==> flow/design.v <==
module Controller(Vppg, Find_Setting, CLK, rst_n, DC_Comp, PGA_Gain, CLK_Filter, LED_IR, LED_RED, IR_ADC_Value, RED_ADC_Value, LED_Drive);
input 		CLK;							 
input 		rst_n;							 
input 		Find_Setting;					 
input[7:0] 	Vppg;							 
output reg 			LED_IR;					 
output reg 			LED_RED;				 
output reg			CLK_Filter;				 
output reg  [3:0] 	LED_Drive;				 
output reg  [3:0] 	PGA_Gain;				 
output reg  [6:0] 	DC_Comp;				 
output reg  [7:0]   IR_ADC_Value;			 
output reg  [7:0]   RED_ADC_Value;			 
parameter 		 MAX_RAND_VOLTAGE = 250;
parameter 		 MIN_RAND_VOLTAGE = 5;
parameter		 MITTEL_VOLTAGE   = 127;
localparam[2:0]  INITIAL 			    = 3'b001;  
localparam[2:0]  IDLE         		    = 3'b010;  
localparam[2:0]  FIND_SETTING			= 3'b000;
localparam[2:0]  SWEEP_DC_COMP  		= 3'b011;  
localparam[2:0]  INCREASE_PGA_GAIN      = 3'b100;  
localparam[2:0]  OSCILLATE   	     	= 3'b101;  
localparam[2:0]  FIRST_DC_COMP   		= 3'b110;  
reg [9:0]  	counter;						 
reg [3:0] 	gaintemp;						
reg [3:0] 	PGA_Gain_IR;					 
reg [3:0] 	PGA_Gain_RED;					 
reg [2:0]   currentState, nextState;		 
reg [7:0]   DC_left, DC_right, DC_Comp_temp;  
reg [6:0]   DC_Comp_IR;						 
reg [6:0]   DC_Comp_RED; 				     
reg [1:0]	red_on_flag; 					 
reg [9:0]   min_index;						 
reg [9:0]   max_index;						 
reg [7:0]  	temp_min;						 
reg [7:0]  	temp_max;						 
reg [3:0]   gaintemp_max;
reg [3:0]   gaintemp_min;
reg 		start;
always@(posedge CLK or negedge rst_n) begin
	if(~rst_n)begin
		currentState  <= INITIAL;	
	end
    else begin 
		currentState  <= nextState;
	end
end
always@(posedge CLK) begin
	if(counter == 999) begin
			counter <= 0;
		end
		else if(counter >= 0) begin
		counter <= counter + 1;
		end
	 case(currentState)
		INITIAL: begin  
			nextState          <= FIND_SETTING;
			counter		       <= 0;
			PGA_Gain_RED 	   <= 0;
			PGA_Gain_IR		   <= 0;
			DC_Comp_temp	   <= 0;
			DC_Comp_IR 	       <= 0;
			DC_Comp_RED        <= 0; 
			red_on_flag        <= 1;  
			temp_min		   <= 255;
			temp_max           <= 0;
			min_index		   <= 0;
			max_index 		   <= 0;
			LED_IR			   <= 0;
			LED_RED			   <= 1;
			PGA_Gain		   <= 4'd0;
			gaintemp  		   <= 15;
			LED_Drive 	       <= 8;
			CLK_Filter         <= 0;
			gaintemp_max       <= 0;
			gaintemp_min       <= 0;
			start <= 0;
			DC_Comp            <= 0;
			IR_ADC_Value       <= 0;
			RED_ADC_Value      <= 0;
		end
		FIND_SETTING: begin  
		if(Find_Setting) begin
			nextState <= IDLE;
			end
		end
		IDLE: begin  
			DC_left	  <= 0;
			DC_right  <= MITTEL_VOLTAGE; 
            case(red_on_flag)   
                0: begin   
					nextState <= FIRST_DC_COMP;
		   		    LED_IR    <= 1;
		            LED_RED   <= 0;
                    DC_Comp   <= 0;
					temp_min  <= 255;
					temp_max  <= 0;
				end
				1: begin   
					nextState <= FIRST_DC_COMP;
		   			LED_IR    <= 0;
		   		    LED_RED   <= 1;
                    DC_Comp   <= 0; 	
					temp_min  <= 255;
					temp_max  <= 0;
				end 
				2: begin   
					if (Vppg < temp_min && LED_RED == 1) begin
		 				temp_min  <= Vppg;
		 				min_index <= counter;  
		 				nextState <= IDLE;
					end
					if (Vppg > temp_max && LED_RED == 1) begin
		 				temp_max  <= Vppg;
		 				max_index <= counter;  
						nextState <= IDLE;
					end
					if (counter == 999 && LED_RED == 1)begin  
						nextState <= SWEEP_DC_COMP;  
					end	
					if(LED_IR == 1) begin
						nextState <= SWEEP_DC_COMP;
					end				    
				end
                default:;
            endcase
		end 
		FIRST_DC_COMP:begin	 
			if ((DC_right - DC_left) > 1)begin 
				if(Vppg < MITTEL_VOLTAGE)begin
					DC_right 	    <= 	DC_Comp;
					DC_Comp_temp	<=  DC_Comp + DC_left;
					DC_Comp  		<=  DC_Comp_temp >>1;
				end else if(Vppg > MITTEL_VOLTAGE)begin
					DC_left 	    <=	DC_Comp;
					DC_Comp_temp 	<=  DC_Comp + DC_right;
					DC_Comp 	    <=  DC_Comp_temp >> 1;
				end else begin
					DC_left			<=	DC_Comp;
					DC_right		<=	DC_Comp;
				end	
			end else begin
				red_on_flag     	<=	 2;
				nextState			<= 	IDLE;					
			end
	    end
		SWEEP_DC_COMP: begin   
				if (counter < (((min_index +max_index) >> 1) + 7) && counter >= (((min_index + max_index) >> 1) - 7))begin 
					if(Vppg < MITTEL_VOLTAGE)begin
						DC_right 	    <= 	DC_Comp;
						DC_Comp_temp	<=  DC_Comp + DC_left;
						DC_Comp  		<=  DC_Comp_temp >>1;
					end else if(Vppg > MITTEL_VOLTAGE)begin
						DC_left 	    <=	DC_Comp;
						DC_Comp_temp    <=  DC_Comp + DC_right;
						DC_Comp 	    <=  DC_Comp_temp >> 1;
					end else begin
						DC_left			<=	DC_Comp;
						DC_right		<=	DC_Comp;
						nextState 		<= INCREASE_PGA_GAIN;
					end	
				end else if (counter >= (((min_index +max_index) >> 1) + 7)) begin 
					nextState	    <= INCREASE_PGA_GAIN;
				end         
		end
		INCREASE_PGA_GAIN: begin  
			if((counter >= max_index) && counter <= (max_index + 4'd15)) begin  
				if(Vppg < MAX_RAND_VOLTAGE) begin
					PGA_Gain <= PGA_Gain + 4'd1;
				end
				else begin
					gaintemp_max <= PGA_Gain;   
				end
				if(counter == (max_index + 4'd15)) begin   
					PGA_Gain <= 4'd0;
					start <= 1;
				end
			end
			if(start) begin
				start <= 0;
				if(2000 < gaintemp_max) begin
					red_on_flag    <= 0 ;
					counter    	   <= 0;  
					if(LED_IR) begin					 
						DC_Comp_IR    <= DC_Comp;		 
						PGA_Gain_IR   <= gaintemp_min; 	 
						nextState     <= OSCILLATE;
						PGA_Gain      <= 4'd0;  
						gaintemp      <= 15;
						gaintemp_max  <= 0;
						gaintemp_min  <= 0;
					end
					if(LED_RED) begin
						DC_Comp_RED   <= DC_Comp;		 
						PGA_Gain_RED  <= gaintemp_min;   
						nextState  	  <= IDLE; 			 
						PGA_Gain   	  <= 4'd0; 			 
						gaintemp      <= 15;
						gaintemp_max  <= 0;
						gaintemp_min  <= 0;
						LED_RED	      <= 0;
						LED_IR	      <= 1;
					end
				end
				else begin	
					red_on_flag 	  <= 0 ;
					counter    	      <= 0;  
					if(LED_IR) begin
						DC_Comp_IR    <= DC_Comp;		     
						PGA_Gain_IR   <= gaintemp_max; 		 
						nextState     <= OSCILLATE;			 
						PGA_Gain      <= 4'd0;  
						gaintemp      <= 15;
						gaintemp_max  <= 0;
						gaintemp_min  <= 0;
						LED_RED	      <= 1;
						LED_IR	      <= 0;
					end
					if(LED_RED) begin
						DC_Comp_RED   <= DC_Comp;			 
						PGA_Gain_RED  <= gaintemp_max;		 
						nextState     <= IDLE; 				 
						PGA_Gain      <= 4'd0; 				 
						gaintemp      <= 15;
						gaintemp_max  <= 0;
						gaintemp_min  <= 0;
						LED_RED	  	  <= 0;
						LED_IR	      <= 1;
					end
				end
			end
		end 
		OSCILLATE: begin  
			CLK_Filter <=~CLK_Filter;  
			if(counter == 9) begin	  
				LED_RED <= ~LED_RED; 
				LED_IR  <= ~LED_IR;
				counter <= 0;  
				if(LED_IR) begin
					DC_Comp  	  <= DC_Comp_RED;
					PGA_Gain 	  <= PGA_Gain_RED;
					IR_ADC_Value  <= Vppg;  
				end
				if(LED_RED) begin
					DC_Comp 	  <= DC_Comp_IR;
					PGA_Gain 	  <= PGA_Gain_IR;
					RED_ADC_Value <= Vppg;  
				end
			end	
		end
		default: nextState <= IDLE;
	endcase
end
endmodule
module FIR_Filter(
    input wire CLK,                  
    input wire CLK_Filter,           
    input wire [7:0] input_data,     
    input wire rst_n,                
    output reg [19:0] output_data    
);
parameter NUM_SHI_REGS = 22;	 
parameter NUM_ADD_REGS = 11;     
reg     [7:0]   shift_regs   [NUM_SHI_REGS-1:0];   
reg     [8:0]   add_regs     [NUM_ADD_REGS-1:0];   
reg 	[16:0]  order[NUM_ADD_REGS-1:0];  
wire    [7:0]   COEFFICIENTS [NUM_ADD_REGS-1:0];   
assign COEFFICIENTS[0]  =    8'd2;
assign COEFFICIENTS[1]  =    8'd10;
assign COEFFICIENTS[2]  =    8'd16;
assign COEFFICIENTS[3]  =    8'd28;
assign COEFFICIENTS[4]  =    8'd43;
assign COEFFICIENTS[5]  =    8'd60;
assign COEFFICIENTS[6]  =    8'd78;
assign COEFFICIENTS[7]  =    8'd95;
assign COEFFICIENTS[8]  =    8'd111;
assign COEFFICIENTS[9]  =    8'd122;
assign COEFFICIENTS[10] =    8'd128;
always @(posedge CLK or negedge rst_n) begin
    if (!rst_n) begin
        shift_regs[0]  <= 8'b0;
        shift_regs[1]  <= 8'b0;
        shift_regs[2]  <= 8'b0;
        shift_regs[3]  <= 8'b0;
        shift_regs[4]  <= 8'b0;
        shift_regs[5]  <= 8'b0;
        shift_regs[6]  <= 8'b0;
        shift_regs[7]  <= 8'b0;
        shift_regs[8]  <= 8'b0;
        shift_regs[9]  <= 8'b0;
        shift_regs[10] <= 8'b0;
        shift_regs[11] <= 8'b0;
        shift_regs[12] <= 8'b0;
        shift_regs[13] <= 8'b0;
        shift_regs[14] <= 8'b0;
        shift_regs[15] <= 8'b0;
        shift_regs[16] <= 8'b0;
        shift_regs[17] <= 8'b0;
        shift_regs[18] <= 8'b0;
        shift_regs[19] <= 8'b0;
        shift_regs[20] <= 8'b0;
        shift_regs[21] <= 8'b0;
        add_regs[0]  <= 9'b0;
        add_regs[1]  <= 9'b0;
        add_regs[2]  <= 9'b0;
        add_regs[3]  <= 9'b0;
        add_regs[4]  <= 9'b0;
        add_regs[5]  <= 9'b0;
        add_regs[6]  <= 9'b0;
        add_regs[7]  <= 9'b0;
        add_regs[8]  <= 9'b0;
        add_regs[9]  <= 9'b0;
        add_regs[10] <= 9'b0;
        order[0]  <= 17'b0;
        order[1]  <= 17'b0;
        order[2]  <= 17'b0;
        order[3]  <= 17'b0;
        order[4]  <= 17'b0;
        order[5]  <= 17'b0;
        order[6]  <= 17'b0;
        order[7]  <= 17'b0;
        order[8]  <= 17'b0;
        order[9]  <= 17'b0;
        order[10] <= 17'b0;
        output_data <= 20'd0;
    end else if (CLK_Filter) begin
        shift_regs[0]  <= input_data;
        shift_regs[1]  <= shift_regs[0];
        shift_regs[2]  <= shift_regs[1];
        shift_regs[3]  <= shift_regs[2];
        shift_regs[4]  <= shift_regs[3];
        shift_regs[5]  <= shift_regs[4];
        shift_regs[6]  <= shift_regs[5];
        shift_regs[7]  <= shift_regs[6];
        shift_regs[8]  <= shift_regs[7];
        shift_regs[9]  <= shift_regs[8];
        shift_regs[10] <= shift_regs[9];
        shift_regs[11] <= shift_regs[10];
        shift_regs[12] <= shift_regs[11];
        shift_regs[13] <= shift_regs[12];
        shift_regs[14] <= shift_regs[13];
        shift_regs[15] <= shift_regs[14];
        shift_regs[16] <= shift_regs[15];
        shift_regs[17] <= shift_regs[16];
        shift_regs[18] <= shift_regs[17];
        shift_regs[19] <= shift_regs[18];
        shift_regs[20] <= shift_regs[19];
        shift_regs[21] <= shift_regs[20];
        add_regs[0]     <= shift_regs[0] + shift_regs[21];
        add_regs[1]     <= shift_regs[1] + shift_regs[20];
        add_regs[2]     <= shift_regs[2] + shift_regs[19];
        add_regs[3]     <= shift_regs[3] + shift_regs[18];
        add_regs[4]     <= shift_regs[4] + shift_regs[17];
        add_regs[5]     <= shift_regs[5] + shift_regs[16];
        add_regs[6]     <= shift_regs[6] + shift_regs[15];
        add_regs[7]     <= shift_regs[7] + shift_regs[14];
        add_regs[8]     <= shift_regs[8] + shift_regs[13];
        add_regs[9]     <= shift_regs[9] + shift_regs[12];
        add_regs[10]    <= shift_regs[10] + shift_regs[11];
        order[0]    <= COEFFICIENTS[0] * add_regs[0];
        order[1]    <= COEFFICIENTS[1] * add_regs[1];
        order[2]    <= COEFFICIENTS[2] * add_regs[2];
        order[3]    <= COEFFICIENTS[3] * add_regs[3];
        order[4]    <= COEFFICIENTS[4] * add_regs[4];
        order[5]    <= COEFFICIENTS[5] * add_regs[5];
        order[6]    <= COEFFICIENTS[6] * add_regs[6];
        order[7]    <= COEFFICIENTS[7] * add_regs[7];
        order[8]    <= COEFFICIENTS[8] * add_regs[8];
        order[9]    <= COEFFICIENTS[9] * add_regs[9];
        order[10]   <= COEFFICIENTS[10] * add_regs[10];
	    output_data <=   order[0] + order[1] + order[2] + order[3] 
                       + order[4] + order[5] + order[6] + order[7] 
                       + order[8] + order[9] + order[10];
    end
end
endmodule
module Controller_FIR (
	input	[7:0] 	VPPG,             
	input 		  	Find_Setting,     
	input 		  	CLK,              
	input 		  	rst_n,            
	output 	[6:0] 	DC_Comp,          
	output 	[3:0] 	pga_Gain,         
	output 		  	LED_IR,           
	output 		  	LED_RED,          
	output  [19:0] 	Out_RED_Filtered, 
	output  [19:0] 	Out_IR_Filtered,  
	output  [3:0] 	LED_Drive         
);
	wire [7:0] IR_ADC_Value, RED_ADC_Value;
	wire 	   CLK_Filter;
	reg        CLK_Filter_q;    
	wire       Filter_En;       
	always @(posedge CLK or negedge rst_n) begin
		if (!rst_n) CLK_Filter_q <= 1'b0;
		else        CLK_Filter_q <= CLK_Filter;
	end
	assign Filter_En = CLK_Filter & ~CLK_Filter_q;
    Controller ct(  .Vppg(VPPG), 
                    .Find_Setting(Find_Setting), 
                    .CLK(CLK), 
                    .rst_n(rst_n), 
                    .DC_Comp(DC_Comp), 
                    .PGA_Gain(pga_Gain), 
                    .CLK_Filter(CLK_Filter), 
                    .LED_IR(LED_IR), 
                    .LED_RED(LED_RED),
                    .IR_ADC_Value(IR_ADC_Value), 
                    .RED_ADC_Value(RED_ADC_Value), 
                    .LED_Drive(LED_Drive)); 
	FIR_Filter red( .CLK(CLK),
                    .CLK_Filter(Filter_En), 
                    .input_data(RED_ADC_Value),
                    .rst_n(rst_n),  
                    .output_data(Out_RED_Filtered));
	FIR_Filter ir(  .CLK(CLK),
                    .CLK_Filter(Filter_En), 
                    .input_data(IR_ADC_Value),
                    .rst_n(rst_n),  
                    .output_data(Out_IR_Filtered));
endmodule
# Step by step through the tools: Controller_FIR
# Each step is given for the RTL above and for the edited RTL.
# Lines under "orig" count in the file above, lines under "edited" in the edited file.
# "change": "edited" minus "orig" as printed here.
# Operators carry their Yosys type and port widths (W data, S select, Z words).
# A cell with n/a has no value.
[inputs]
design = "Controller_FIR"
clk_port = "CLK"
library = "sky130hd"
lib_corner = "tt_025C_1v80"

# Diff
# The edit as a unified diff against the file above.
# This change comes from a script, not from a designer; no optimisation was intended.
# begin of diff
@@ -264,5 +264,5 @@
 reg     [7:0]   shift_regs   [NUM_SHI_REGS-1:0];   
 reg     [8:0]   add_regs     [NUM_ADD_REGS-1:0];   
-reg 	[16:0]  order[NUM_ADD_REGS-1:0];  
+reg 	[24:0]  order[NUM_ADD_REGS-1:0];  
 wire    [7:0]   COEFFICIENTS [NUM_ADD_REGS-1:0];   
 assign COEFFICIENTS[0]  =    8'd2;
# end of diff

# After elaboration
# Counts by Yosys on the flattened word-level netlist (proc, flatten, opt, wreduce). Print and check cells are left out. Cells with the same type and inputs are merged into one.
[word_totals]
columns = ["element", "orig", "edited", "change"]
rows = [
  ["output_inout_bits", 57, 57, 0],
  ["register_bits", 1042, 1012, -30],
]
[classes]
columns = ["element", "orig", "edited", "change"]
rows = [
  ["logic", 6, 6, 0],
  ["reduce_and_logical", 36, 36, 0],
  ["n_cmp", 13, 13, 0],
  ["mux", 119, 119, 0],
  ["multipliers", 16, 16, 0],
  ["equal", 38, 38, 0],
  ["add_sub_neg", 51, 51, 0],
]
[op_table]
columns = ["cell", "orig", "edited", "change"]
rows = [
  ["$add A20 B17 Y20", 14, 0, -14],
  ["$add A20 B16 Y20", 2, 10, 8],
  ["$add A20 B15 Y20", 0, 4, 4],
  ["$add A10 B17 Y18", 2, 0, -2],
  ["$add A10 B13 Y14", 0, 2, 2],
  ["$add A20 B14 Y20", 0, 2, 2],
  ["$mux W4", 25, 25, 0],
  ["$add A8 B8 Y9", 22, 22, 0],
  ["$mux W8", 17, 17, 0],
  ["$reduce_and A3 Y1", 15, 15, 0],
  ["$mux W1", 13, 13, 0],
  ["$mux W3", 13, 13, 0],
  ["$mux W7", 12, 12, 0],
  ["$ne A2 B1 Y1 const B", 11, 11, 0],
  ["$mux W10", 8, 8, 0],
  ["$mul A6 B9 Y15 const A", 6, 6, 0],
  ["$ne A3 B2 Y1 const B", 6, 6, 0],
  ["$pmux W8 S2", 6, 6, 0],
  ["$logic_and A1 B1 Y1", 5, 5, 0],
  ["$not A1 Y1", 5, 5, 0],
  ["$mul A3 B9 Y12 const A", 4, 4, 0],
  ["$mul A7 B9 Y16 const A", 4, 4, 0],
  ["$pmux W1 S2", 4, 4, 0],
  ["$pmux W4 S2", 4, 4, 0],
  ["$reduce_bool A3 Y1", 4, 4, 0],
  ["$eq A3 B3 Y1 const B", 3, 3, 0],
  ["$ne A2 B2 Y1 const B", 3, 3, 0],
  ["$ne A3 B1 Y1 const B", 3, 3, 0],
]
# The list need not be complete.

# Logic depth
# Depth = most cells in a row (Yosys ltp): at word level without a register or memory, in the mapped netlist without a sequential cell, where the memories' decode and read muxes count.
[depth]
columns = ["element", "orig", "edited", "change"]
rows = [
  ["ltp_word", 10, 10, 0],
  ["ABC_AREA", "0", "0", "n/a"],
  ["mapped_depth", 29, 29, 0],
  ["ltp_nobuf", 29, 29, 0],
]

# After synthesis
# Yosys stat after the flow's synthesis: flattened, memories mapped to cells. It holds for the ABC_AREA given above (unset counts as 0); a run with the other value may have another netlist.
[by_type]
columns = ["cell_type", "orig", "edited", "change"]
rows = [
  ["sky130_fd_sc_hd__nand2_1", 1837, 479, -1358],
  ["sky130_fd_sc_hd__mux2_2", 3, 473, 470],
  ["sky130_fd_sc_hd__clkbuf_1", 210, 157, -53],
  ["sky130_fd_sc_hd__o21ai_0", 494, 455, -39],
  ["sky130_fd_sc_hd__nand2b_1", 36, 24, -12],
  ["sky130_fd_sc_hd__a21o_1", 103, 113, 10],
  ["sky130_fd_sc_hd__xor2_1", 118, 127, 9],
  ["sky130_fd_sc_hd__nor2_1", 117, 126, 9],
  ["sky130_fd_sc_hd__nor3b_1", 8, 0, -8],
  ["sky130_fd_sc_hd__or2_2", 8, 14, 6],
  ["sky130_fd_sc_hd__buf_1", 8, 13, 5],
  ["sky130_fd_sc_hd__inv_1", 808, 812, 4],
  ["sky130_fd_sc_hd__a21oi_1", 316, 312, -4],
  ["sky130_fd_sc_hd__mux2i_1", 27, 23, -4],
  ["sky130_fd_sc_hd__nand3_1", 26, 30, 4],
  ["sky130_fd_sc_hd__o21a_1", 13, 17, 4],
  ["sky130_fd_sc_hd__nand4_1", 12, 8, -4],
  ["sky130_fd_sc_hd__nor3_1", 32, 29, -3],
]
# The list need not be complete.
[synth_totals]
columns = ["element", "orig", "edited", "change"]
rows = [
  ["ffs", 1008, 1008, 0],
  ["synth_area_um2", 67938.9, 67704.9, -234.0],
  ["cells", 7056, 6076, -980],
  ["sequential_area_um2", 25756.0, 25756.0, 0.0],
]
# By module: a second synthesis without flattening, with its own total; a netlist apart from the flattened one above.
[hier_totals]
columns = ["element", "orig", "edited", "change"]
rows = [
  ["hier_cells", 6519, 6398, -121],
  ["area_unflattened_um2", 70946.8, 70889.2, -57.6],
]
# Each row is one instance without its submodules.
[by_module_orig]
columns = ["module", "mod_seq_area_um2", "n_inst", "area_um2", "cells"]
rows = [
  ["FIR_Filter", 10910.5, 2, 31059.8, 2831],
  ["Controller", 3910.0, 1, 8788.4, 855],
  ["Controller_FIR", 25.0, 1, 38.8, 2],
]
[by_module_edited]
columns = ["module", "mod_seq_area_um2", "n_inst", "area_um2", "cells"]
rows = [
  ["FIR_Filter", 10910.5, 2, 31049.8, 2769],
  ["Controller", 3910.0, 1, 8750.9, 858],
  ["Controller_FIR", 25.0, 1, 38.8, 2],
]

# Worst setup path after synthesis
# Source: OpenSTA report_checks on the synthesized netlist (no wires, ideal clock, input and output delay 20% of the period each), path of least setup slack; recovery checks are left aside. Register names are those of the netlist, which keeps one name where synthesis merged equal registers.
[synth_path]
columns = ["element", "orig", "edited", "change"]
rows = [
  ["kind", "reg2reg", "reg2reg", "n/a"],
  ["from", "register red.order[1][1]", "register red.order[1][1]", "n/a"],
  ["to", "register red.output_data[18]", "register red.output_data[18]", "n/a"],
  ["required_time_ps", 9867, 9867, 0],
  ["path_buffers", 0, 0, 0],
  ["path_delay_ps", 6305, 6458, 153],
  ["path_stages", 28, 28, 0],
  ["launch_ps", 0, 0, 0],
  ["arrival_ps", 6172, 6325, 153],
  ["slack_ps", 3695, 3542, -153],
  ["tclk_ps", 10000, 10000, 0],
  ["setup_ps", 133, 133, 0],
  ["period_less_setup_slack_ps", 6305, 6458, 153],
]
# "path_delay_ps" is the arrival time less input delay plus setup time.
# "path_stages": output pins that drive a net of the path, with the launching flip-flop's if there is one; two outputs of one cell count as two.
# "period_less_setup_slack_ps" is the clock period less the worst setup slack; recovery checks do not enter. This is arithmetic on one report: input and output delays are still those of the set period (20% each).
# Between the ends stands the longest chain of elaborated cells between them, by number of cells; it is not shown to be the way that was timed. Of several equally long chains one is given.
# A line is the first line of the expression or statement that the cell stems from. Yosys adds cells for indexed reads and writes and turns some case tables into memories.
[synth_between_orig]
cell_sequence = "sky130_fd_sc_hd__dfrtp_1 > sky130_fd_sc_hd__ha_1 > sky130_fd_sc_hd__fa_1 > sky130_fd_sc_hd__a21oi_1 > sky130_fd_sc_hd__nor2_1 > sky130_fd_sc_hd__nor2_1 > sky130_fd_sc_hd__o21bai_1 > sky130_fd_sc_hd__a21oi_1 > sky130_fd_sc_hd__nor2b_1 > sky130_fd_sc_hd__o21ai_0 > sky130_fd_sc_hd__nor2b_1 > sky130_fd_sc_hd__xnor2_1 > sky130_fd_sc_hd__fa_1 > sky130_fd_sc_hd__inv_1 > sky130_fd_sc_hd__fa_1 > sky130_fd_sc_hd__fa_1 > sky130_fd_sc_hd__inv_1 > sky130_fd_sc_hd__fa_1 > sky130_fd_sc_hd__fa_1 > sky130_fd_sc_hd__ha_1 > sky130_fd_sc_hd__nand2_1 > sky130_fd_sc_hd__o21ai_0 > sky130_fd_sc_hd__o41ai_1 > sky130_fd_sc_hd__o21a_1 > sky130_fd_sc_hd__a21oi_1 > sky130_fd_sc_hd__a21oi_1 > sky130_fd_sc_hd__xor2_1 > sky130_fd_sc_hd__o21ai_0"
elab_chain_len = 10
cells_between = 10
cone_lines = 1
[synth_rtl_orig]
columns = ["element", "line_no", "rtl"]
rows = [
  ["start: declaration", 266, "reg [16:0] order[NUM_ADD_REGS-1:0];"],
  ["start: assignment", 315, "order[1]  <= 17'b0;"],
  ["start: assignment", 361, "order[1]    <= COEFFICIENTS[1] * add_regs[1];"],
  ["$add A10 B17 Y18", 371, "output_data <= order[0] + order[1] + order[2] + order[3]"],
  ["$add A20 B13 Y20", 371, ""],
  ["$add A20 B17 Y20 (7 in a row)", 371, ""],
  ["$add A20 B16 Y20", 371, ""],
  ["end: assignment", 325, "output_data <= 20'd0;"],
  ["end: assignment", 371, ""],
  ["end: declaration", 260, "output reg [19:0] output_data"],
]
[synth_between_edited]
cell_sequence = "sky130_fd_sc_hd__dfrtp_1 > sky130_fd_sc_hd__ha_1 > sky130_fd_sc_hd__fa_1 > sky130_fd_sc_hd__a21oi_1 > sky130_fd_sc_hd__nor2_1 > sky130_fd_sc_hd__nor2_1 > sky130_fd_sc_hd__o21bai_1 > sky130_fd_sc_hd__a21oi_1 > sky130_fd_sc_hd__nor2b_1 > sky130_fd_sc_hd__o21ai_0 > sky130_fd_sc_hd__a21oi_1 > sky130_fd_sc_hd__xor2_1 > sky130_fd_sc_hd__fa_1 > sky130_fd_sc_hd__inv_1 > sky130_fd_sc_hd__fa_1 > sky130_fd_sc_hd__fa_1 > sky130_fd_sc_hd__inv_1 > sky130_fd_sc_hd__fa_1 > sky130_fd_sc_hd__inv_1 > sky130_fd_sc_hd__fa_1 > sky130_fd_sc_hd__inv_1 > sky130_fd_sc_hd__ha_1 > sky130_fd_sc_hd__o41ai_1 > sky130_fd_sc_hd__o21a_1 > sky130_fd_sc_hd__a21oi_1 > sky130_fd_sc_hd__a21oi_1 > sky130_fd_sc_hd__xor2_1 > sky130_fd_sc_hd__o21ai_0"
elab_chain_len = 10
cells_between = 10
cone_lines = 1
[synth_rtl_edited]
columns = ["element", "line_no", "rtl"]
rows = [
  ["start: declaration", 266, "reg [24:0] order[NUM_ADD_REGS-1:0];"],
  ["start: assignment", 315, "order[1]  <= 17'b0;"],
  ["start: assignment", 361, "order[1]    <= COEFFICIENTS[1] * add_regs[1];"],
  ["$add A10 B13 Y14", 371, "output_data <= order[0] + order[1] + order[2] + order[3]"],
  ["$add A20 B13 Y20", 371, ""],
  ["$add A20 B14 Y20", 371, ""],
  ["$add A20 B15 Y20 (2 in a row)", 371, ""],
  ["$add A20 B16 Y20 (5 in a row)", 371, ""],
  ["end: assignment", 325, "output_data <= 20'd0;"],
  ["end: assignment", 371, ""],
  ["end: declaration", 260, "output reg [19:0] output_data"],
]

# Path in the finished layout
# Path of least setup slack in the final report of the runs of pair 1 (OpenROAD, finished layout, wires in). Where an end is a register, its clock arrival counts in the times.
# The report prints the path's times to 10 ps; the period is as set.
[layout_path]
columns = ["element", "orig", "edited", "change"]
rows = [
  ["kind", "reg2reg", "reg2reg", "n/a"],
  ["from", "register red.order[1][1]", "register red.order[1][1]", "n/a"],
  ["to", "register red.output_data[18]", "register red.output_data[18]", "n/a"],
  ["slack_ps", 2850, 2860, 10],
  ["required_time_ps", 10570, 10550, -20],
  ["launch_ps", 740, 740, 0],
  ["tclk_ps", 10000, 10000, 0],
  ["arrival_ps", 7720, 7690, -30],
  ["path_stages", 28, 28, 0],
  ["path_buffers", 0, 0, 0],
  ["setup_ps", 160, 160, 0],
]
# Between the ends stands the longest chain of elaborated cells between them, by number of cells; it is not shown to be the way that was timed. Of several equally long chains one is given.
[layout_between_orig]
cell_sequence = "sky130_fd_sc_hd__dfrtp_1 > sky130_fd_sc_hd__ha_1 > sky130_fd_sc_hd__fa_1 > sky130_fd_sc_hd__a21oi_1 > sky130_fd_sc_hd__nor2_1 > sky130_fd_sc_hd__nor2_1 > sky130_fd_sc_hd__o21bai_1 > sky130_fd_sc_hd__a21oi_1 > sky130_fd_sc_hd__nor2b_1 > sky130_fd_sc_hd__o21ai_0 > sky130_fd_sc_hd__nor2b_1 > sky130_fd_sc_hd__xnor2_1 > sky130_fd_sc_hd__fa_1 > sky130_fd_sc_hd__inv_1 > sky130_fd_sc_hd__fa_1 > sky130_fd_sc_hd__fa_1 > sky130_fd_sc_hd__inv_1 > sky130_fd_sc_hd__fa_1 > sky130_fd_sc_hd__fa_1 > sky130_fd_sc_hd__ha_1 > sky130_fd_sc_hd__nand2_1 > sky130_fd_sc_hd__o21ai_0 > sky130_fd_sc_hd__o41ai_1 > sky130_fd_sc_hd__o21a_1 > sky130_fd_sc_hd__a21oi_1 > sky130_fd_sc_hd__a21oi_1 > sky130_fd_sc_hd__xor2_1 > sky130_fd_sc_hd__o21ai_0"
elab_chain_len = 10
cells_between = 10
cone_lines = 1
[layout_rtl_orig]
columns = ["element", "line_no", "rtl"]
rows = [
  ["start: declaration", 266, "reg [16:0] order[NUM_ADD_REGS-1:0];"],
  ["start: assignment", 315, "order[1]  <= 17'b0;"],
  ["start: assignment", 361, "order[1]    <= COEFFICIENTS[1] * add_regs[1];"],
  ["$add A10 B17 Y18", 371, "output_data <= order[0] + order[1] + order[2] + order[3]"],
  ["$add A20 B13 Y20", 371, ""],
  ["$add A20 B17 Y20 (7 in a row)", 371, ""],
  ["$add A20 B16 Y20", 371, ""],
  ["end: assignment", 325, "output_data <= 20'd0;"],
  ["end: assignment", 371, ""],
  ["end: declaration", 260, "output reg [19:0] output_data"],
]
[layout_between_edited]
cell_sequence = "sky130_fd_sc_hd__dfrtp_1 > sky130_fd_sc_hd__ha_1 > sky130_fd_sc_hd__fa_1 > sky130_fd_sc_hd__a21oi_1 > sky130_fd_sc_hd__nor2_1 > sky130_fd_sc_hd__nor2_1 > sky130_fd_sc_hd__o21bai_1 > sky130_fd_sc_hd__a21oi_1 > sky130_fd_sc_hd__nor2b_1 > sky130_fd_sc_hd__o21ai_0 > sky130_fd_sc_hd__nor2b_1 > sky130_fd_sc_hd__xnor2_1 > sky130_fd_sc_hd__fa_1 > sky130_fd_sc_hd__inv_1 > sky130_fd_sc_hd__fa_1 > sky130_fd_sc_hd__fa_1 > sky130_fd_sc_hd__inv_1 > sky130_fd_sc_hd__fa_1 > sky130_fd_sc_hd__fa_1 > sky130_fd_sc_hd__ha_1 > sky130_fd_sc_hd__nand2_1 > sky130_fd_sc_hd__o21ai_0 > sky130_fd_sc_hd__o41ai_1 > sky130_fd_sc_hd__o21a_1 > sky130_fd_sc_hd__a21oi_1 > sky130_fd_sc_hd__a21oi_1 > sky130_fd_sc_hd__xor2_1 > sky130_fd_sc_hd__o21ai_0"
elab_chain_len = 10
cells_between = 10
cone_lines = 1
[layout_rtl_edited]
columns = ["element", "line_no", "rtl"]
rows = [
  ["start: declaration", 266, "reg [24:0] order[NUM_ADD_REGS-1:0];"],
  ["start: assignment", 315, "order[1]  <= 17'b0;"],
  ["start: assignment", 361, "order[1]    <= COEFFICIENTS[1] * add_regs[1];"],
  ["$add A10 B13 Y14", 371, "output_data <= order[0] + order[1] + order[2] + order[3]"],
  ["$add A20 B13 Y20", 371, ""],
  ["$add A20 B14 Y20", 371, ""],
  ["$add A20 B15 Y20 (2 in a row)", 371, ""],
  ["$add A20 B16 Y20 (5 in a row)", 371, ""],
  ["end: assignment", 325, "output_data <= 20'd0;"],
  ["end: assignment", 371, ""],
  ["end: declaration", 260, "output reg [19:0] output_data"],
]

# Layout results
# Both versions went through the flow (Yosys, OpenROAD) with the same settings in each pair. Constraints: input delay and output delay 20% of the set period each, output load 0.01 pF.
[settings_pair_1]
CORE_UTILIZATION = 40
period_ns = 10.0
CAP_MARGIN = 20
CORE_MARGIN = 2
SLEW_MARGIN = 20
[results_pair_1]
columns = ["element", "orig", "edited", "change"]
rows = [
  ["setup_ws_ps", 2845, 2864, 19],
  ["timing.hold.ws_ps", 353, 352, -1],
  ["finish.stdcell_area_um2", 74747.9, 74551.5, -196.4],
  ["dieArea_um2", 173160.0, 172570.0, -590.0],
  ["synth_area_um2", 67938.9, 67704.9, -234.0],
]
[settings_pair_2]
ABC_AREA = 1
CAP_MARGIN = 0
CELL_PAD_IN_SITES_GLOBAL_PLACEMENT = 1
CORE_ASPECT_RATIO = 0.84
CORE_UTILIZATION = 16
MAX_ROUTING_LAYER = "met5"
PLACE_DENSITY = 0.49
SLEW_MARGIN = 30
period_ns = 9.55
CORE_MARGIN = 2
[results_pair_2]
columns = ["element", "orig", "edited", "change"]
rows = [
  ["setup_ws_ps", 3285, 3060, -225],
  ["timing.hold.ws_ps", 345, 363, 18],
  ["finish.stdcell_area_um2", 81658.3, 81234.2, -424.1],
  ["dieArea_um2", 438994.0, 438284.0, -710.0],
  ["synth_area_um2", 69390.3, 69277.7, -112.6],
]
